==> flow/design.v <==
`timescale 1ns / 1ps
module debounce_one_shot(
    input CLK,
    input EN,
    input RST,
    input BTN,
    output logic DB_BTN
    );
    localparam logic [7:0] c_LOW_GOING_HIGH_CLOCKS = 8'h19;  
    localparam logic [7:0] c_HIGH_GOING_LOW_CLOCKS = 8'h33;  
    localparam logic [7:0] c_ONE_SHOT_CLOCKS       = 8'h01;  
    typedef enum { ST_init, ST_BTN_low, ST_BTN_low_to_high, ST_BTN_high, ST_BTN_high_to_low, ST_one_shot} STATES;
    STATES NS, PS;
    logic [7:0] s_db_count;
    logic s_count_rst, s_count_inc;
    always_ff @(posedge CLK) begin
        if (RST == 1'b1)
            s_db_count <= 8'h00;
        else if (EN == 1'b1) begin
            if (s_count_rst == 1'b1)
                s_db_count <= 8'h00;
            else if (s_count_inc == 1'b1)
                s_db_count <= s_db_count + 1;
        end
    end
    always_ff @(posedge CLK) begin
       if (RST == 1'b1)
           PS <= ST_init;
       else if (EN == 1'b1)
           PS <= NS; 
    end
    always_comb begin
        NS = ST_init;
        DB_BTN = 1'b0;
        s_count_rst = 1'b0;
        s_count_inc = 1'b0;
        case (PS)
            ST_init: begin           
                NS = ST_BTN_low;
                DB_BTN = 1'b0;
                s_count_rst = 1'b1;
            end
            ST_BTN_low: begin    
                if (BTN == 1'b1) begin        
                    NS = ST_BTN_low_to_high;  
                    s_count_inc = 1'b1;        
                end
                else begin
                    NS = ST_BTN_low;         
                    s_count_rst = 1'b1;
                end
            end
            ST_BTN_low_to_high: begin    
                if (BTN == 1'b1) begin   
                    if (s_db_count == c_LOW_GOING_HIGH_CLOCKS) begin 
                        NS = ST_BTN_high;
                        s_count_rst = 1'b1;
                    end
                    else begin           
                        NS = ST_BTN_low_to_high;
                        s_count_inc = 1'b1;
                    end
                end
                else begin               
                    NS = ST_BTN_low;
                    s_count_rst = 1'b1;
                end
            end
            ST_BTN_high: begin           
                if (BTN == 1'b1) begin 
                    NS = ST_BTN_high;
                    s_count_rst = 1'b1;
                end
                else begin               
                    NS = ST_BTN_high_to_low;
                    s_count_inc = 1'b1;
                end
            end
            ST_BTN_high_to_low: begin
                if (BTN == 1'b0) begin   
                    if (s_db_count == c_HIGH_GOING_LOW_CLOCKS) begin 
                        NS = ST_one_shot;
                        s_count_rst = 1'b1;
                    end
                    else begin           
                        NS = ST_BTN_high_to_low;
                        s_count_inc = 1'b1;
                    end
                end
                else begin               
                    NS = ST_BTN_high;
                    s_count_rst = 1'b1;
                end 
            end
            ST_one_shot: begin   
                if (s_db_count == c_ONE_SHOT_CLOCKS) begin  
                    NS = ST_init;
                    s_count_rst = 1'b1;
                    DB_BTN = 1'b0;
                end
                else begin               
                    NS = ST_one_shot;
                    s_count_inc = 1'b1;
                    DB_BTN = 1'b1;
                end
            end
            default: begin               
                NS = ST_init;
                s_count_rst = 1'b1;
                s_count_inc = 1'b0;
                DB_BTN = 1'b0;
            end
        endcase
    end
endmodule
`timescale 1ns / 1ps
module position_mover(   
    input RBTN,  
    input LBTN,  
    input clock,
    input en,
    input reset,
    input rst,
    output [2:0] columnPosition
    );
    logic [2:0] position;
    always_ff @(posedge clock) begin
        if (reset)
            position <= 3'b011;
        else if (!en)
            position <= position;
        else if (rst)
            position <= 3'b011;
        else begin
            if(RBTN && !LBTN && position < 6)        
                position <= position + 1;
            else if (LBTN && !RBTN && position > 0)  
                position <= position - 1;
        end
    end   
    assign columnPosition = position;  
endmodule
`timescale 1ns / 1ps
module game_state(
    input clock,
    input en,                                
    input reset,                             
    input rst,                               
    input select,                            
    input [2:0] columnPosition,
    output logic [7:0][7:0] green_grid,        
    output logic [7:0][7:0] blue_grid        
    );
    reg turn;     
    always_ff @ (posedge clock) begin 
        if (reset)
            turn <= 0;
        else if (!en)
            turn <= turn;
        else if (rst)                                 
            turn <= 0;
        else begin
            if (select)                          
                turn <= ~turn;
        end
    end
    reg [7:0] topRow;
    always_comb begin
        case (columnPosition)
            3'b000: topRow = 8'b01111111;                
            3'b001: topRow = 8'b10111111;                
            3'b010: topRow = 8'b11011111;
            3'b011: topRow = 8'b11101111;
            3'b100: topRow = 8'b11110111;
            3'b101: topRow = 8'b11111011;
            3'b110: topRow = 8'b11111101;
            default: topRow = 8'b11111111;
        endcase;
    end
    reg [6:0][2:0] columnCount;                  
    always_ff @ (posedge clock) begin
        if (reset) begin
            for(int i = 0; i < 7; i ++) begin 
                columnCount[i] <= 3'b000; 
            end
        end
        else if (!en) begin
        end
        else if (rst) begin                                 
            for(int i = 0; i < 7; i ++) begin 
                columnCount[i] <= 3'b000; 
            end
        end    
        else begin
            if(select && columnCount[columnPosition] < 5)   
                columnCount[columnPosition] <= columnCount[columnPosition] + 1;
        end
    end
    always_ff @ (posedge clock) begin
      if (reset) begin
        for(int i = 0; i < 8; i++) begin
            green_grid[i] <= 8'b11111111;
            blue_grid[i] <= 8'b11111111;
        end
      end
      else if (en) begin
        case (turn)
            (1'b0): begin 
                    green_grid[0] <= topRow;
                    blue_grid[0] <= 8'b11111111;
             end
            (1'b1): begin
                blue_grid[0] <= topRow;
                green_grid[0] <= 8'b11111111;
             end
        endcase
        if (rst) begin                           
            for(int i = 1; i < 8; i++) begin
                green_grid[i] <= 8'b11111111;
                blue_grid[i] <= 8'b11111111;
            end
        end 
        else begin
            if (select) begin                    
                case (turn)
                    (1'b0):  green_grid[7 - columnCount[columnPosition]][7 - columnPosition] <= 1'b0; 
                    (1'b1): blue_grid[7 - columnCount[columnPosition]][7 - columnPosition] <= 1'b0;
                endcase
            end
        end
      end
    end
endmodule
`timescale 1ns / 1ps
module matrix_driver(
    input clock,  
    input en,
    input reset,
    input [7:0][7:0] green_grid, blue_grid,        
    output logic [7:0] green_driver, blue_driver, row_driver    
    );
    logic [2:0] count;                           
    always_ff @ (posedge clock) begin
        if (reset)
            count <= 3'b000;
        else if (en)
            count <= count + 3'b001;
    end
    always @ (*)  begin                           
        case (count)                             
            3'b000: row_driver = 8'b00000001;        
            3'b001: row_driver = 8'b00000010;       
            3'b010: row_driver = 8'b00000100;
            3'b011: row_driver = 8'b00001000;
            3'b100: row_driver = 8'b00010000;
            3'b101: row_driver = 8'b00100000;
            3'b110: row_driver = 8'b01000000;
            3'b111: row_driver = 8'b10000000;
            default: row_driver = 8'b00000000;
        endcase
    end
    assign green_driver = green_grid[count];         
    assign blue_driver = blue_grid[count];
endmodule
`timescale 1ns / 1ps
module connect_four(
    input clock,
    input reset,                        
    input rbtn, lbtn, mbtn, bbtn,
    output logic [7:0] row, greenColumn, blueColumn  
    );
    logic inter_clock, db_mbtn, db_bbtn, db_lbtn, db_rbtn;
    logic [7:0][7:0] blue_gridTest, green_gridTest;
    logic [2:0] position;
    logic [7:0] topRow;
    clk_div MYCLOCK (
        .clk(clock),
        .reset(reset),
        .sclk(inter_clock)
    );   
    debounce_one_shot debouncer1 (
        .CLK(clock),
        .EN(inter_clock),
        .RST(reset),
        .BTN(mbtn),
        .DB_BTN(db_mbtn)
    );
    debounce_one_shot debouncer2 (
        .CLK(clock),
        .EN(inter_clock),
        .RST(reset),
        .BTN(bbtn),
        .DB_BTN(db_bbtn)
    );
    debounce_one_shot debouncer3 (   
        .CLK(clock),
        .EN(inter_clock),
        .RST(reset),
        .BTN(rbtn),
        .DB_BTN(db_rbtn)
    );
    debounce_one_shot debouncer4 (   
        .CLK(clock),
        .EN(inter_clock),
        .RST(reset),
        .BTN(lbtn),
        .DB_BTN(db_lbtn)
    );
    position_mover mover(
        .RBTN(db_rbtn),
        .LBTN(db_lbtn),
        .rst(db_bbtn),
        .clock(clock),
        .en(inter_clock),
        .reset(reset),
        .columnPosition(position)
    );
    game_state game(
        .clock(clock),
        .en(inter_clock),
        .reset(reset),
        .rst(db_bbtn),
        .select(db_mbtn),
        .columnPosition(position),
        .green_grid(green_gridTest),
        .blue_grid(blue_gridTest)
    );
    matrix_driver driver (
        .clock(clock),
        .en(inter_clock),
        .reset(reset),
        .blue_grid(blue_gridTest),
        .green_grid(green_gridTest),
        .green_driver(greenColumn),
        .blue_driver(blueColumn),
        .row_driver(row)
    );
endmodule
module clk_div (
    input clk,
    input reset,
    output sclk
    );
  localparam integer MAX_COUNT = 60; 
  integer div_cnt;
  reg tmp_clk; 
   always @ (posedge clk)              
   begin
         if (reset)
         begin
            tmp_clk <= 0;
            div_cnt <= 0;
         end else if (div_cnt == MAX_COUNT) 
         begin
            tmp_clk <= ~tmp_clk; 
            div_cnt <= 0;
         end else
            div_cnt <= div_cnt + 1;  
   end 
   assign sclk = (div_cnt == MAX_COUNT) && !tmp_clk; 
endmodule
From RTL to reports: connect_four. Tool output for the design above before and after an edit, in the order of the flow. Lines under "unedited" count in the file above, lines under "edited" in the edited file. "change": "edited" minus "unedited" as printed here. "relative change": 100 x difference / "unedited". Library cell names are shortened. Not given: --

Top module: connect_four. Clock: clock. Library: sky130hd. Corner: tt_025C_1v80.

Edit of the RTL. Unified diff, file above to edited file. The edited RTL no longer does the same as the RTL above: the edit was made by script, with no optimisation intended.

```diff
@@ -279,4 +279,5 @@
         .sclk(inter_clock)
     );   
+    wire db_mbtn_a, db_mbtn_b;
     debounce_one_shot debouncer1 (
         .CLK(clock),
@@ -284,6 +285,9 @@
         .RST(reset),
         .BTN(mbtn),
-        .DB_BTN(db_mbtn)
-    );
+        .DB_BTN(db_mbtn_a)
+    );
+    debounce_one_shot debouncer1_b (.CLK(clock), .EN(~inter_clock), .RST(reset), .BTN(mbtn),
+        .DB_BTN(db_mbtn_b));
+    assign db_mbtn = db_mbtn_a ^ db_mbtn_b;
     debounce_one_shot debouncer2 (
         .CLK(clock),
```

After elaboration. Source: Yosys, flattened and elaborated, memories not mapped. Widths are those after wreduce. Print and check cells do not count. Yosys's memory passes give these memory sizes; they may raise the number of words (mostly to a power of two), join words into wider ones and drop unused or constant bits.

Storage and ports: bits in registers (unedited 349, edited 389, change +40, relative change +11.46%); memory bits (read-only) (unedited 64, edited 64, change 0, relative change 0.00%); clocked read ports x word width (unedited 8, edited 8, change 0, relative change 0.00%); memories kept (unedited 1, edited 1, change 0, relative change 0.00%); bits of input ports (unedited 6, edited 6, change 0, relative change 0.00%); output and inout bits (unedited 24, edited 24, change 0, relative change 0.00%); word-level cells (unedited 286, edited 323, change +37, relative change +12.94%).

Memories: words x width with read and write ports (unedited 8 x 8 bit 1R0W, edited 8 x 8 bit 1R0W).

Cells by class: add/subtract/negate cells (unedited 14, edited 15, change +1, relative change +7.14%); multiply operators (unedited 1, edited 1, change 0, relative change 0.00%); order comparisons (unedited 3, edited 3, change 0, relative change 0.00%); eq/ne operators (unedited 41, edited 49, change +8, relative change +19.51%); shift-type cells (unedited 7, edited 7, change 0, relative change 0.00%); mux-type cells (unedited 142, edited 163, change +21, relative change +14.79%); bitwise gates (word level) (unedited 10, edited 12, change +2, relative change +20.00%); reduce/logical cells (unedited 31, edited 34, change +3, relative change +9.68%).

Operators by type and width: 1-bit two-way mux (unedited 62, edited 75, change +13, relative change +20.97%); 8-bit two-way mux (unedited 28, edited 30, change +2, relative change +7.14%); 32-bit by 2-bit equality test with 1-bit output (second input constant) (unedited 8, edited 10, change +2, relative change +25.00%); 32-bit by 3-bit equality test with 1-bit output (second input constant) (unedited 8, edited 10, change +2, relative change +25.00%); 32-bit two-way mux (unedited 8, edited 10, change +2, relative change +25.00%); 1-bit case mux with 5-bit select (unedited 8, edited 10, change +2, relative change +25.00%); 3-bit two-way mux (unedited 20, edited 21, change +1, relative change +5.00%); 2-bit AND reduction (unedited 7, edited 8, change +1, relative change +14.29%); 2-bit nonzero test (unedited 6, edited 7, change +1, relative change +16.67%); 8-bit by 1-bit adder with 8-bit output (second input constant) (unedited 4, edited 5, change +1, relative change +25.00%); 32-bit by 1-bit equality test with 1-bit output (second input constant) (unedited 4, edited 5, change +1, relative change +25.00%); 8-bit by 1-bit equality test with 1-bit output (second input constant) (unedited 4, edited 5, change +1, relative change +25.00%); 8-bit by 5-bit equality test with 1-bit output (second input constant) (unedited 4, edited 5, change +1, relative change +25.00%); 8-bit by 6-bit equality test with 1-bit output (second input constant) (unedited 4, edited 5, change +1, relative change +25.00%); 32-bit logical NOT (unedited 4, edited 5, change +1, relative change +25.00%); 32-bit case mux with 6-bit select (unedited 4, edited 5, change +1, relative change +25.00%); 1-bit NOT (unedited 2, edited 3, change +1, relative change +50.00%); 1-bit XOR (unedited 0, edited 1, change +1).

Operator kinds equal on both sides are left out: 37.

Depth. Longest topological path by Yosys (ltp), each cell counted once; first at word level (registers and memories cut), then after technology mapping (sequential cells cut; the memories' decode and read muxes count).

Depth: depth in word-level cells (unedited 12, edited 12, change 0, relative change 0.00%); ABC_AREA (unedited 0, edited 0); gate-level depth with buffers (unedited 18, edited 15, change -3, relative change -16.67%); depth with buffers taken out (unedited 14, edited 13, change -1, relative change -7.14%).

After synthesis. Source: synth_stat.txt of the flow (Yosys; design flattened, memories mapped). It holds for the ABC_AREA given above (unset counts as 0); a run with the other value may have another netlist.

Mapped netlist: mapped cells (unedited 1372, edited 1483, change +111, relative change +8.09%); synthesis area (sq um) (unedited 12240.5, edited 12814.8, change +574.3, relative change +4.69%); area of sequential cells (sq um) (unedited 5064.9, edited 5345.1, change +280.2, relative change +5.53%); mapped flip-flops (unedited 253, edited 267, change +14, relative change +5.53%); buffers (unedited 87, edited 90, change +3, relative change +3.45%).

Cells by type: nor2_1 (unedited 182, edited 227, change +45, relative change +24.73%); clkbuf_1 (unedited 47, edited 75, change +28, relative change +59.57%); nand4_1 (unedited 12, edited 37, change +25, relative change +208.33%); buf_2 (unedited 29, edited 10, change -19, relative change -65.52%); nand2_1 (unedited 106, edited 90, change -16, relative change -15.09%); dfxtp_1 (unedited 253, edited 267, change +14, relative change +5.53%); a31o_2 (unedited 14, edited 0, change -14, relative change -100.00%); inv_1 (unedited 24, edited 37, change +13, relative change +54.17%); o22a_1 (unedited 17, edited 4, change -13, relative change -76.47%); a21oi_1 (unedited 144, edited 155, change +11, relative change +7.64%); o21ai_0 (unedited 35, edited 46, change +11, relative change +31.43%); xor2_1 (unedited 28, edited 39, change +11, relative change +39.29%); o211ai_1 (unedited 6, edited 17, change +11, relative change +183.33%); o22ai_1 (unedited 5, edited 15, change +10, relative change +200.00%); a22o_1 (unedited 10, edited 1, change -9, relative change -90.00%); and3_1 (unedited 24, edited 16, change -8, relative change -33.33%); nand2b_1 (unedited 17, edited 25, change +8, relative change +47.06%); a22oi_1 (unedited 2, edited 10, change +8, relative change +400.00%).

Cell types equal on both sides are left out: 7. Not every row of either side is listed. The figures by module come from a second, unflattened synthesis with its own total; it is not the netlist above.

Second synthesis, totals: cells (unflattened synthesis) (unedited 1491, edited 1603, change +112, relative change +7.51%); area total of the unflattened synthesis (sq um) (unedited 13211.4, edited 14119.8, change +908.4, relative change +6.88%).

Rows give one instance, submodules left out.

Modules, unedited: game_state (instances 1, cells 747, area 6312.3 sq um, seq. area 3002.9 sq um); debounce_one_shot (instances 4, cells 110, area 895.9 sq um, seq. area 280.3 sq um); clk_div (instances 1, cells 195, area 1699.1 sq um, seq. area 660.6 sq um); matrix_driver (instances 1, cells 86, area 1405.1 sq um, seq. area 220.2 sq um); position_mover (instances 1, cells 23, area 211.5 sq um, seq. area 60.1 sq um); connect_four (instances 1, cells 0, area 0.0 sq um, seq. area 0.0 sq um).

Modules, edited: game_state (instances 1, cells 747, area 6312.3 sq um, seq. area 3002.9 sq um); debounce_one_shot (instances 5, cells 110, area 895.9 sq um, seq. area 280.3 sq um); clk_div (instances 1, cells 195, area 1699.1 sq um, seq. area 660.6 sq um); matrix_driver (instances 1, cells 86, area 1405.1 sq um, seq. area 220.2 sq um); position_mover (instances 1, cells 23, area 211.5 sq um, seq. area 60.1 sq um); connect_four (instances 1, cells 2, area 12.5 sq um, seq. area 0.0 sq um).

Path before layout. Path of least setup slack by OpenSTA after synthesis, without wires, with an ideal clock, recovery checks aside; 20% of the period is set as input and as output delay. Where synthesis merged equal registers, the netlist keeps one of their names.

Path post-synthesis: kind (unedited reg2out, edited reg2out); start (unedited register driver.count[1], edited register driver.count[0]); end (unedited output port blueColumn[0], edited output port blueColumn[0]); period (ns) (unedited 10.0, edited 10.0, change 0.0, relative change 0.00%); external output delay (ns) (unedited 2.000, edited 2.000, change 0.000, relative change 0.00%); data arrival time (ns) (unedited 2.251, edited 2.053, change -0.198, relative change -8.80%); data required time (ns) (unedited 8.000, edited 8.000, change 0.000, relative change 0.00%); slack (ns) (unedited 5.749, edited 5.947, change +0.198); path delay (ns) (unedited 2.251, edited 2.053, change -0.198, relative change -8.80%); stages (unedited 6, edited 6, change 0, relative change 0.00%); period reached after synthesis (ns) (unedited 4.251, edited 4.053, change -0.198, relative change -4.66%).

"path delay" is the arrival time less input delay plus setup time. At an output port there is no setup time. "stages" counts driving pins, that of a launching flip-flop among them; a cell with two outputs on the path counts twice. "period reached after synthesis" = period - worst setup slack (recovery checks aside). The figure is calculated, with input and output delays left at 20% of the set period. The rows between start and end are the longest chain of elaborated cells between them; the timing report does not say that the signal goes this way. Where chains are equally long, one stands for them. A line is the first line of the expression or statement that the cell stems from. Yosys adds cells for indexed reads and writes and turns some case tables into memories.

Between the ends, post-synthesis, unedited:
Cell sequence: dfxtp_1 -> clkbuf_1 -> clkbuf_1 -> clkbuf_1 -> mux4_2 -> mux2_2. The figure for length of the longest elaborated chain is 1. Elaborated cells between the ends (all ways): 1. Classes of those cells: 1 x shift.

RTL lines, path post-synthesis, unedited: from (decl) (RTL line 242) `logic [2:0] count;`; from (assign) (RTL line 245) `count <= 3'b000;`; from (assign) (RTL line 247) `count <= count + 3'b001;`; 64-bit by 7-bit variable part select with 8-bit output (RTL line 263) `assign blue_driver = blue_grid[count];`; to (decl) (RTL line 270) `output logic [7:0] row, greenColumn, blueColumn`.

Between the ends, post-synthesis, edited:
Cell sequence: dfxtp_1 -> clkbuf_1 -> buf_1 -> clkbuf_1 -> mux4_2 -> mux2_2. The figure for length of the longest elaborated chain is 1. Elaborated cells between the ends (all ways): 1. Classes of those cells: 1 x shift.

RTL lines, path post-synthesis, edited: from (decl) (RTL line 242) `logic [2:0] count;`; from (assign) (RTL line 245) `count <= 3'b000;`; from (assign) (RTL line 247) `count <= count + 3'b001;`; 64-bit by 7-bit variable part select with 8-bit output (RTL line 263) `assign blue_driver = blue_grid[count];`; to (decl) (RTL line 270) `output logic [7:0] row, greenColumn, blueColumn`.

Path in the finished layout. Path of least setup slack in the final report of the runs of pair 1 (OpenROAD, finished layout, wires in). Where an end is a register, its clock arrival counts in the times.

Path after layout: kind (unedited reg2reg, edited reg2reg); start (unedited register mover.position[1], edited register mover.position[0]); end (unedited register game.blue_grid, edited register game.green_grid); period (ns) (unedited 4.94, edited 4.94, change 0.00, relative change 0.00%); setup time (ns) (unedited 0.14, edited 0.15, change +0.01); data arrival time (ns) (unedited 4.58, edited 4.48, change -0.10, relative change -2.18%); data required time (ns) (unedited 5.34, edited 5.35, change +0.01, relative change +0.19%); slack (ns) (unedited 0.77, edited 0.87, change +0.10); stages (unedited 14, edited 14, change 0, relative change 0.00%).

An end named without its bit number is one bit of that signal or, where synthesis recoded a state register, one of its new flip-flops. At most two assigning lines are given for a register; there are more.

Between the ends, after layout, unedited:
Cell sequence: dfxtp_1 -> nor2b_1 -> a21oi_2 -> and2_1 -> inv_1 -> ha_1 -> nand2_1 -> nor3_1 -> ha_1 -> a31o_2 -> nor3_1 -> a21boi_1 -> and2_1 -> a21oi_1.

RTL lines, path after layout, unedited: from (decl) (RTL line 126) `logic [2:0] position;`; from (assign) (RTL line 131) `position <= position;`; from (assign) (RTL line 136) `position <= position + 1;`; to (assign) (RTL line 227) `(1'b1): blue_grid[7 - columnCount[columnPosition]][7 - columnPosition] <= 1'b0;`; to (decl) (RTL line 152) `output logic [7:0][7:0] blue_grid`.

unedited: No chain of elaborated cells between the ends is given.

Between the ends, after layout, edited:
Cell sequence: dfxtp_1 -> buf_4 -> nand3b_1 -> o211ai_1 -> nand2_1 -> inv_1 -> ha_1 -> and3_1 -> ha_1 -> a21oi_1 -> nor3b_1 -> nand2b_1 -> nor2_1 -> a31oi_1.

RTL lines, path after layout, edited: from (decl) (RTL line 126) `logic [2:0] position;`; from (assign) (RTL line 131) `position <= position;`; from (assign) (RTL line 136) `position <= position + 1;`; to (assign) (RTL line 226) `(1'b0):  green_grid[7 - columnCount[columnPosition]][7 - columnPosition] <= 1'b0;`; to (decl) (RTL line 151) `output logic [7:0][7:0] green_grid,`.

edited: No chain of elaborated cells between the ends is given.

Measured runs. Both versions went through the flow (Yosys, OpenROAD) with the same settings in each pair. Constraints: input delay and output delay 20% of the set period each, output load 0.01 pF.

Flow settings, pair 1:
Under CORE_UTILIZATION stands 40. Under PLACE_DENSITY stands 0.6. For period_ns the number is 4.94. The figure for CAP_MARGIN is 20. CORE_MARGIN: 2. Under SLEW_MARGIN stands 20.

Results, pair 1: chip area after synthesis (Yosys) (sq um) (unedited 12240.5, edited 12814.8, change +574.3, relative change +4.69%); die outline area (sq um) (unedited 32015.9, edited 33485.3, change +1469.4, relative change +4.59%); area of the standard cells in the finished layout (sq um) (unedited 13755.7, edited 14438.8, change +683.1, relative change +4.97%); post-route utilization (%) (unedited 45.3, edited 45.8, change +0.5); setup slack of the critical path (ns) (unedited 0.768, edited 0.871, change +0.103); sum of negative setup slack (ns) (unedited 0.000, edited 0.000, change 0.000); worst hold slack in the final report (ns) (unedited 0.461, edited 0.455, change -0.006); total power after layout (µW) (unedited 4254, edited 4587, change +333, relative change +7.83%); reached clock period (ns) (unedited 4.172, edited 4.069, change -0.103, relative change -2.47%).

Flow settings, pair 2:
The entry for ABC_AREA reads 1. The figure for CAP_MARGIN is 35. Under CELL_PAD_IN_SITES_GLOBAL_PLACEMENT stands 1. CORE_MARGIN: 6. Under CORE_UTILIZATION stands 33. The entry for CTS_CLUSTER_DIAMETER reads 65. The entry for CTS_CLUSTER_SIZE reads 29. The figure for GPL_TIMING_DRIVEN is 1. The entry for PLACE_DENSITY_LB_ADDON reads 0.02. For period_ns the number is 3.85. Under SLEW_MARGIN stands 20.

Results, pair 2: chip area after synthesis (Yosys) (sq um) (unedited 13410.4, edited 13704.4, change +294.0, relative change +2.19%); die outline area (sq um) (unedited 45618.6, edited 46563.2, change +944.6, relative change +2.07%); area of the standard cells in the finished layout (sq um) (unedited 15257.1, edited 15593.7, change +336.6, relative change +2.21%); post-route utilization (%) (unedited 38.2, edited 38.1, change -0.1); setup slack of the critical path (ns) (unedited 0.169, edited 0.306, change +0.137); sum of negative setup slack (ns) (unedited 0.000, edited 0.000, change 0.000); worst hold slack in the final report (ns) (unedited 0.444, edited 0.443, change -0.001); total power after layout (µW) (unedited 5733, edited 5933, change +200, relative change +3.49%); reached clock period (ns) (unedited 3.681, edited 3.544, change -0.137, relative change -3.72%).

By "reached clock period" is meant the clock period of the run minus its worst setup slack. This is arithmetic on one report: input and output delays are still those of the set period (20% each). "total power after layout": no workload was simulated; the value follows from the tool's default switching activity.
